==> flow/design.v <==
module part2 (
    clear,
    clock,
    digit,
    digit_valid,
    end_of_line,
    total,
    line_result
);
    input clear;
    input clock;
    input [3:0] digit;
    input digit_valid;
    input end_of_line;
    output [63:0] total;
    output [47:0] line_result;
    wire [63:0] _205;
    wire [47:0] _38;
    wire [43:0] _196;
    wire [47:0] _197;
    wire [47:0] _193;
    wire [47:0] _186;
    wire [47:0] _172;
    wire [47:0] _158;
    wire [47:0] _144;
    wire [47:0] _130;
    wire [47:0] _116;
    wire [47:0] _102;
    wire [47:0] _88;
    wire [47:0] _74;
    wire [47:0] _60;
    wire vdd;
    wire _3;
    wire _5;
    wire [47:0] _49;
    wire [3:0] _7;
    wire [47:0] _45;
    wire _46;
    wire _47;
    wire [47:0] _50;
    wire [47:0] _52;
    wire [47:0] _8;
    reg [47:0] _43;
    wire [47:0] _9;
    wire [95:0] _57;
    wire [47:0] _58;
    wire [47:0] _61;
    wire _62;
    wire _63;
    wire [47:0] _64;
    wire [47:0] _66;
    wire [47:0] _10;
    reg [47:0] _55;
    wire [47:0] _11;
    wire [95:0] _71;
    wire [47:0] _72;
    wire [47:0] _75;
    wire _76;
    wire _77;
    wire [47:0] _78;
    wire [47:0] _80;
    wire [47:0] _12;
    reg [47:0] _69;
    wire [47:0] _13;
    wire [95:0] _85;
    wire [47:0] _86;
    wire [47:0] _89;
    wire _90;
    wire _91;
    wire [47:0] _92;
    wire [47:0] _94;
    wire [47:0] _14;
    reg [47:0] _83;
    wire [47:0] _15;
    wire [95:0] _99;
    wire [47:0] _100;
    wire [47:0] _103;
    wire _104;
    wire _105;
    wire [47:0] _106;
    wire [47:0] _108;
    wire [47:0] _16;
    reg [47:0] _97;
    wire [47:0] _17;
    wire [95:0] _113;
    wire [47:0] _114;
    wire [47:0] _117;
    wire _118;
    wire _119;
    wire [47:0] _120;
    wire [47:0] _122;
    wire [47:0] _18;
    reg [47:0] _111;
    wire [47:0] _19;
    wire [95:0] _127;
    wire [47:0] _128;
    wire [47:0] _131;
    wire _132;
    wire _133;
    wire [47:0] _134;
    wire [47:0] _136;
    wire [47:0] _20;
    reg [47:0] _125;
    wire [47:0] _21;
    wire [95:0] _141;
    wire [47:0] _142;
    wire [47:0] _145;
    wire _146;
    wire _147;
    wire [47:0] _148;
    wire [47:0] _150;
    wire [47:0] _22;
    reg [47:0] _139;
    wire [47:0] _23;
    wire [95:0] _155;
    wire [47:0] _156;
    wire [47:0] _159;
    wire _160;
    wire _161;
    wire [47:0] _162;
    wire [47:0] _164;
    wire [47:0] _24;
    reg [47:0] _153;
    wire [47:0] _25;
    wire [95:0] _169;
    wire [47:0] _170;
    wire [47:0] _173;
    wire _174;
    wire _175;
    wire [47:0] _176;
    wire [47:0] _178;
    wire [47:0] _26;
    reg [47:0] _167;
    wire [47:0] _27;
    wire [95:0] _183;
    wire [47:0] _184;
    wire [47:0] _187;
    wire _188;
    wire _189;
    wire [47:0] _190;
    wire [47:0] _192;
    wire [47:0] _28;
    reg [47:0] _181;
    wire [47:0] _29;
    wire [95:0] _194;
    wire [47:0] _195;
    wire [47:0] _198;
    wire _199;
    wire _31;
    wire _200;
    wire [47:0] _201;
    wire _33;
    wire [47:0] _203;
    wire [47:0] _34;
    reg [47:0] _40;
    wire [15:0] _207;
    wire [63:0] _208;
    wire [63:0] _209;
    wire [63:0] _35;
    reg [63:0] _206;
    assign _205 = 64'b0000000000000000000000000000000000000000000000000000000000000000;
    assign _38 = 48'b000000000000000000000000000000000000000000000000;
    assign _196 = 44'b00000000000000000000000000000000000000000000;
    assign _197 = { _196,
                    _7 };
    assign _193 = 48'b000000000000000000000000000000000000000000001010;
    assign _186 = { _196,
                    _7 };
    assign _172 = { _196,
                    _7 };
    assign _158 = { _196,
                    _7 };
    assign _144 = { _196,
                    _7 };
    assign _130 = { _196,
                    _7 };
    assign _116 = { _196,
                    _7 };
    assign _102 = { _196,
                    _7 };
    assign _88 = { _196,
                   _7 };
    assign _74 = { _196,
                   _7 };
    assign _60 = { _196,
                   _7 };
    assign vdd = 1'b1;
    assign _3 = clear;
    assign _5 = clock;
    assign _49 = { _196,
                   _7 };
    assign _7 = digit;
    assign _45 = { _196,
                   _7 };
    assign _46 = _43 < _45;
    assign _47 = _31 & _46;
    assign _50 = _47 ? _49 : _43;
    assign _52 = _33 ? _38 : _50;
    assign _8 = _52;
    always @(posedge _5) begin
        if (_3)
            _43 <= _38;
        else
            _43 <= _8;
    end
    assign _9 = _43;
    assign _57 = _9 * _193;
    assign _58 = _57[47:0];
    assign _61 = _58 + _60;
    assign _62 = _55 < _61;
    assign _63 = _31 & _62;
    assign _64 = _63 ? _61 : _55;
    assign _66 = _33 ? _38 : _64;
    assign _10 = _66;
    always @(posedge _5) begin
        if (_3)
            _55 <= _38;
        else
            _55 <= _10;
    end
    assign _11 = _55;
    assign _71 = _11 * _193;
    assign _72 = _71[47:0];
    assign _75 = _72 + _74;
    assign _76 = _69 < _75;
    assign _77 = _31 & _76;
    assign _78 = _77 ? _75 : _69;
    assign _80 = _33 ? _38 : _78;
    assign _12 = _80;
    always @(posedge _5) begin
        if (_3)
            _69 <= _38;
        else
            _69 <= _12;
    end
    assign _13 = _69;
    assign _85 = _13 * _193;
    assign _86 = _85[47:0];
    assign _89 = _86 + _88;
    assign _90 = _83 < _89;
    assign _91 = _31 & _90;
    assign _92 = _91 ? _89 : _83;
    assign _94 = _33 ? _38 : _92;
    assign _14 = _94;
    always @(posedge _5) begin
        if (_3)
            _83 <= _38;
        else
            _83 <= _14;
    end
    assign _15 = _83;
    assign _99 = _15 * _193;
    assign _100 = _99[47:0];
    assign _103 = _100 + _102;
    assign _104 = _97 < _103;
    assign _105 = _31 & _104;
    assign _106 = _105 ? _103 : _97;
    assign _108 = _33 ? _38 : _106;
    assign _16 = _108;
    always @(posedge _5) begin
        if (_3)
            _97 <= _38;
        else
            _97 <= _16;
    end
    assign _17 = _97;
    assign _113 = _17 * _193;
    assign _114 = _113[47:0];
    assign _117 = _114 + _116;
    assign _118 = _111 < _117;
    assign _119 = _31 & _118;
    assign _120 = _119 ? _117 : _111;
    assign _122 = _33 ? _38 : _120;
    assign _18 = _122;
    always @(posedge _5) begin
        if (_3)
            _111 <= _38;
        else
            _111 <= _18;
    end
    assign _19 = _111;
    assign _127 = _19 * _193;
    assign _128 = _127[47:0];
    assign _131 = _128 + _130;
    assign _132 = _125 < _131;
    assign _133 = _31 & _132;
    assign _134 = _133 ? _131 : _125;
    assign _136 = _33 ? _38 : _134;
    assign _20 = _136;
    always @(posedge _5) begin
        if (_3)
            _125 <= _38;
        else
            _125 <= _20;
    end
    assign _21 = _125;
    assign _141 = _21 * _193;
    assign _142 = _141[47:0];
    assign _145 = _142 + _144;
    assign _146 = _139 < _145;
    assign _147 = _31 & _146;
    assign _148 = _147 ? _145 : _139;
    assign _150 = _33 ? _38 : _148;
    assign _22 = _150;
    always @(posedge _5) begin
        if (_3)
            _139 <= _38;
        else
            _139 <= _22;
    end
    assign _23 = _139;
    assign _155 = _23 * _193;
    assign _156 = _155[47:0];
    assign _159 = _156 + _158;
    assign _160 = _153 < _159;
    assign _161 = _31 & _160;
    assign _162 = _161 ? _159 : _153;
    assign _164 = _33 ? _38 : _162;
    assign _24 = _164;
    always @(posedge _5) begin
        if (_3)
            _153 <= _38;
        else
            _153 <= _24;
    end
    assign _25 = _153;
    assign _169 = _25 * _193;
    assign _170 = _169[47:0];
    assign _173 = _170 + _172;
    assign _174 = _167 < _173;
    assign _175 = _31 & _174;
    assign _176 = _175 ? _173 : _167;
    assign _178 = _33 ? _38 : _176;
    assign _26 = _178;
    always @(posedge _5) begin
        if (_3)
            _167 <= _38;
        else
            _167 <= _26;
    end
    assign _27 = _167;
    assign _183 = _27 * _193;
    assign _184 = _183[47:0];
    assign _187 = _184 + _186;
    assign _188 = _181 < _187;
    assign _189 = _31 & _188;
    assign _190 = _189 ? _187 : _181;
    assign _192 = _33 ? _38 : _190;
    assign _28 = _192;
    always @(posedge _5) begin
        if (_3)
            _181 <= _38;
        else
            _181 <= _28;
    end
    assign _29 = _181;
    assign _194 = _29 * _193;
    assign _195 = _194[47:0];
    assign _198 = _195 + _197;
    assign _199 = _40 < _198;
    assign _31 = digit_valid;
    assign _200 = _31 & _199;
    assign _201 = _200 ? _198 : _40;
    assign _33 = end_of_line;
    assign _203 = _33 ? _38 : _201;
    assign _34 = _203;
    always @(posedge _5) begin
        if (_3)
            _40 <= _38;
        else
            _40 <= _34;
    end
    assign _207 = 16'b0000000000000000;
    assign _208 = { _207,
                    _40 };
    assign _209 = _206 + _208;
    assign _35 = _209;
    always @(posedge _5) begin
        if (_3)
            _206 <= _205;
        else
            if (_33)
                _206 <= _35;
    end
    assign total = _206;
    assign line_result = _40;
endmodule
Tool chain data of part2
Tool output for the design above, in the order of the flow.
Line numbers count from 1 in the design file above.
Library cell names are shortened.
{"block": "design", "design": "part2", "clk_port": "clock", "library": "sky130hd", "corner": "tt_025C_1v80"}

Word level
Source: Yosys, flattened and elaborated, memories not mapped. Widths are those after wreduce. Registers that Yosys merges into a memory's read port (data or address) are not register bits. Print and check cells do not count. Equal cells are merged and count once.
{"block": "op_classes", "n_addsub": 12, "multipliers": 11, "bitwise": 12, "compare": 12, "reduce_and_logical": 1}
{"block": "op_table", "op": "multiplier 48 x 3 -> 47 bit (second input constant)", "n": 10}
{"block": "op_table", "op": "adder 48 x 4 -> 48 bit", "n": 10}
{"block": "op_table", "op": "less-than comparator 48 bit", "n": 10}
{"block": "op_table", "op": "adder 64 x 48 -> 64 bit", "n": 1}
{"block": "op_table", "op": "less-than comparator 48 x 9 -> 1 bit", "n": 1}
{"block": "op_table", "op": "multiplier 4 x 3 -> 7 bit (second input constant)", "n": 1}
{"block": "op_table", "op": "bitwise AND 1 bit", "n": 12}
{"block": "op_table", "op": "adder 8 x 4 -> 9 bit", "n": 1}
{"block": "op_table", "op": "less-than comparator 4 bit", "n": 1}
{"block": "op_table", "op": "OR reduction 2 bit", "n": 1}
{"block": "word_totals", "reg_bits": 596, "inputBits": 8}

Logic depth
Yosys ltp: most cells in a row. Word level: on the elaborated netlist, between registers, memories and ports. Mapped: between sequential cells and ports; inverters and the memories' decode and read muxes count.
{"block": "depth", "ltp_word": 4, "ABC_AREA": 0, "mapped_depth": 29, "ltp_nobuf": 26}

Synthesis result
Yosys stat after the flow's synthesis: flattened, memories mapped to cells. It holds for the ABC_AREA given above (unset counts as 0); a run with the other value may have another netlist.
{"block": "mapped", "synth_area_um2": 52425.3, "buffers": 258, "cells": 6594, "seq_area_um2": 8488.1, "flip_flops": 424}
{"block": "by_type", "cell": "ha_1", "n": 999}
{"block": "by_type", "cell": "dfxtp_1", "n": 424}
{"block": "by_type", "cell": "xnor2_1", "n": 305}
{"block": "by_type", "cell": "a21oi_1", "n": 515}
{"block": "by_type", "cell": "nor2_1", "n": 604}
{"block": "by_type", "cell": "xor2_1", "n": 237}
{"block": "by_type", "cell": "a21o_1", "n": 260}
{"block": "by_type", "cell": "a211oi_1", "n": 256}
{"block": "by_type", "cell": "nand2_1", "n": 448}
{"block": "by_type", "cell": "o21ai_0", "n": 327}
{"block": "by_type", "cell": "mux2i_1", "n": 95}
{"block": "by_type", "cell": "nand4_1", "n": 145}
{"block": "by_type", "cell": "nand3_1", "n": 179}
{"block": "by_type", "cell": "clkbuf_1", "n": 225}
{"block": "by_type", "cell": "nor3_1", "n": 157}
{"block": "by_type", "cell": "inv_1", "n": 193}
{"block": "by_type", "cell": "o21a_1", "n": 72}
{"block": "by_type", "cell": "nand2b_1", "n": 82}
Not listed: further types 97, cells in them 1071.

Timing after synthesis
OpenSTA on the mapped netlist: ideal clock, no wires. The path of least setup slack (recovery checks aside). Input and output delay are each 20% of the period. Register names are those of the netlist, which keeps one name where synthesis merged equal registers.
{"block": "synth_path", "kind": "register to register", "start": "register _181[1]", "end": "register _40[30]", "stages": 29, "delay_ns": 6.804, "launch_ns": 0.000, "setup_slack_ns": -0.303, "period_ns": 6.5, "t_arrival_ns": 6.718, "synth_period_reached_ns": 6.803}
"delay_ns" is the arrival time less input delay plus setup time.
"stages": output pins that drive a net of the path, with the launching flip-flop's if there is one; two outputs of one cell count as two.
"synth_period_reached_ns" = period - worst setup slack (recovery checks aside). The figure is calculated, with input and output delays left at 20% of the set period.
The rows between start and end are the longest chain of elaborated cells between them; the timing report does not say that the signal goes this way. Where chains are equally long, one stands for them.
Each line given opens the expression or statement behind the cell; cells for indexed reads and writes are added by Yosys, which also makes memories of some case tables.
{"block": "synth_via", "cell_sequence": "dfxtp_1 > ha_1 > ha_1 > inv_1 > fa_1 > xnor2_1 > nand3b_1 > nor3_1 > o2111ai_1 > nor4_1 > and4b_1 > nor3b_1 > or4b_1 > buf_2 > nor3_1 > xor2_1 > ha_1 > a21o_1 > a21o_1 > a21o_1 > a21o_1 > a21o_1 > a21o_1 > a221o_1 > a31oi_1 > clkbuf_1 > clkbuf_1 > nor2_1 > a211oi_1", "elab_chain_len": 4}
{"block": "synth_lines", "element": "start: declaration", "line": 143, "source": "reg [47:0] _181;"}
{"block": "synth_lines", "element": "start: assignment", "line": 352, "source": "_181 <= _38;"}
{"block": "synth_lines", "element": "start: assignment", "line": 354, "source": "_181 <= _28;"}
{"block": "synth_lines", "element": "multiplier 48 x 3 -> 47 bit", "line": 357, "source": "assign _194 = _29 * _193;"}
{"block": "synth_lines", "element": "adder 48 x 4 -> 48 bit", "line": 359, "source": "assign _198 = _195 + _197;"}
{"block": "synth_lines", "element": "less-than comparator 48 bit", "line": 360, "source": "assign _199 = _40 < _198;"}
{"block": "synth_lines", "element": "bitwise AND 1 bit", "line": 362, "source": "assign _200 = _31 & _199;"}
{"block": "synth_lines", "element": "end: assignment", "line": 369, "source": "_40 <= _38;"}
{"block": "synth_lines", "element": "end: assignment", "line": 371, "source": "_40 <= _34;"}
{"block": "synth_lines", "element": "end: declaration", "line": 155, "source": "reg [47:0] _40;"}

Worst path after layout
From the final timing report of run B: the path of least setup slack in the routed layout; clock arrival at registers is part of the times.
{"block": "layout_path", "kind": "register to register", "start": "register _181[3]", "end": "register _40[25]", "launch_ns": 0.67, "setup_slack_ns": 0.07, "t_arrival_ns": 6.91, "period_ns": 6.39, "stages": 31}
The rows between start and end are the longest chain of elaborated cells between them; the timing report does not say that the signal goes this way. Where chains are equally long, one stands for them.
{"block": "layout_via", "cell_sequence": "dfxtp_4 > ha_1 > ha_2 > nor2b_4 > o31a_1 > buf_4 > o211ai_1 > nand3_2 > buf_4 > a31oi_2 > a41oi_2 > nand2b_4 > or4b_4 > nor3_2 > xor2_1 > ha_1 > a21o_1 > a21o_1 > a21o_1 > a21o_1 > a21o_1 > a21o_1 > a221o_1 > a31oi_4 > buf_6 > buf_6 > buf_12 > buf_8 > buf_12 > nor2_4 > a211oi_2", "elab_chain_len": 4}
{"block": "layout_lines", "element": "start: declaration", "line": 143, "source": "reg [47:0] _181;"}
{"block": "layout_lines", "element": "start: assignment", "line": 352, "source": "_181 <= _38;"}
{"block": "layout_lines", "element": "start: assignment", "line": 354, "source": "_181 <= _28;"}
{"block": "layout_lines", "element": "multiplier 48 x 3 -> 47 bit", "line": 357, "source": "assign _194 = _29 * _193;"}
{"block": "layout_lines", "element": "adder 48 x 4 -> 48 bit", "line": 359, "source": "assign _198 = _195 + _197;"}
{"block": "layout_lines", "element": "less-than comparator 48 bit", "line": 360, "source": "assign _199 = _40 < _198;"}
{"block": "layout_lines", "element": "bitwise AND 1 bit", "line": 362, "source": "assign _200 = _31 & _199;"}
{"block": "layout_lines", "element": "end: assignment", "line": 369, "source": "_40 <= _38;"}
{"block": "layout_lines", "element": "end: assignment", "line": 371, "source": "_40 <= _34;"}
{"block": "layout_lines", "element": "end: declaration", "line": 155, "source": "reg [47:0] _40;"}

Record of 6 stored runs of the RTL-to-layout flow on part2, platform sky130hd. The runs are unordered. Constraints: input delay and output delay 20% of the set period each, output load 0.01 pF.
"achieved_period_ns" is the run's clock period less its worst setup slack. It is reckoned from that one timing run; input and output delays stay at 20% of the period that was set.
"worstPathTime_ns" = time allowed to the worst setup path (clock period - input delay - output delay, where it has them) - its slack; a late launch clock adds to it, a late capture clock takes from it.
"power_uw" rests on the timing tool's default activity at the inputs, not on a simulated workload.

{"run": "run A", "settings": { "ABC_AREA": 0, "CAP_MARGIN": 20, "CELL_PAD_IN_SITES_DETAIL_PLACEMENT": 2, "CELL_PAD_IN_SITES_GLOBAL_PLACEMENT": 0, "CORE_UTILIZATION": 40, "MAX_ROUTING_LAYER": "met5", "PLACE_DENSITY_LB_ADDON": 0.05, "SETUP_SLACK_MARGIN": -0.19, "period_ns": 3.79, "CORE_MARGIN": 2, "SLEW_MARGIN": 20 }, "outcome": "no results, placement failed with DPL-0033"}
{"run": "run B", "settings": { "CORE_UTILIZATION": 40, "SETUP_SLACK_MARGIN": 1.42, "period_ns": 6.39, "CAP_MARGIN": 20, "CORE_MARGIN": 2, "SLEW_MARGIN": 20 }, "results": { "worst_hold_slack_ns": 0.479, "timing.setup.tns_ns": 0.000, "worstPathTime_ns": 6.32, "critical_path_type": "register to register", "finalUtil_pct": 51.0, "worstSetupSlack_ns": 0.070, "achieved_period_ns": 6.320, "synthArea_um2": 52425.3, "power_uw": 19046, "die_um2": 133974.0, "finalCellArea_um2": 66239.8 }}
{"run": "run C", "settings": { "CORE_MARGIN": 9, "CORE_UTILIZATION": 29, "CTS_CLUSTER_DIAMETER": 333, "HOLD_SLACK_MARGIN": -0.06, "MAX_ROUTING_LAYER": "met4", "PLACE_DENSITY": 0.69, "SETUP_SLACK_MARGIN": 1.56, "SLEW_MARGIN": 10, "period_ns": 10.5, "CAP_MARGIN": 20 }, "results": { "worst_hold_slack_ns": 0.473, "timing.setup.tns_ns": 0.000, "worstPathTime_ns": 6.05, "critical_path_type": "input to register", "finalUtil_pct": 32.3, "worstSetupSlack_ns": 2.353, "achieved_period_ns": 8.147, "synthArea_um2": 52425.3, "power_uw": 9036, "die_um2": 196409.0, "finalCellArea_um2": 57780.4 }}
{"run": "run D", "settings": { "CORE_ASPECT_RATIO": 0.94, "CORE_MARGIN": 8, "CORE_UTILIZATION": 35, "MIN_ROUTING_LAYER": "met1", "period_ns": 6.2, "CAP_MARGIN": 20, "SLEW_MARGIN": 20 }, "results": { "worst_hold_slack_ns": 0.483, "timing.setup.tns_ns": -1.195, "worstPathTime_ns": 6.31, "critical_path_type": "register to register", "finalUtil_pct": 43.8, "worstSetupSlack_ns": -0.108, "achieved_period_ns": 6.308, "synthArea_um2": 52425.3, "power_uw": 19211, "die_um2": 162433.0, "finalCellArea_um2": 65101.2 }}
{"run": "run E", "settings": { "ABC_AREA": 1, "CORE_ASPECT_RATIO": 0.76, "CORE_UTILIZATION": 34, "CTS_CLUSTER_DIAMETER": 158, "GPL_ROUTABILITY_DRIVEN": 0, "TNS_END_PERCENT": 65, "period_ns": 5.9, "CAP_MARGIN": 20, "CORE_MARGIN": 2, "SLEW_MARGIN": 20 }, "results": { "worst_hold_slack_ns": 0.484, "timing.setup.tns_ns": 0.000, "worstPathTime_ns": 5.58, "critical_path_type": "register to register", "finalUtil_pct": 38.5, "worstSetupSlack_ns": 0.319, "achieved_period_ns": 5.581, "synthArea_um2": 58305.9, "power_uw": 21236, "die_um2": 174849.0, "finalCellArea_um2": 65580.4 }}
{"run": "run F", "settings": { "CORE_ASPECT_RATIO": 1.11, "CORE_MARGIN": 9, "CORE_UTILIZATION": 35, "CTS_CLUSTER_DIAMETER": 344, "CTS_CLUSTER_SIZE": 56, "GPL_ROUTABILITY_DRIVEN": 1, "PLACE_DENSITY_LB_ADDON": 0.25, "SETUP_SLACK_MARGIN": 2.19, "period_ns": 10.7, "CAP_MARGIN": 20, "SLEW_MARGIN": 20 }, "results": { "worst_hold_slack_ns": 0.480, "timing.setup.tns_ns": 0.000, "worstPathTime_ns": 5.96, "critical_path_type": "input to register", "finalUtil_pct": 37.5, "worstSetupSlack_ns": 2.598, "achieved_period_ns": 8.102, "synthArea_um2": 52425.3, "power_uw": 7749, "die_um2": 164063.0, "finalCellArea_um2": 55821.0 }}
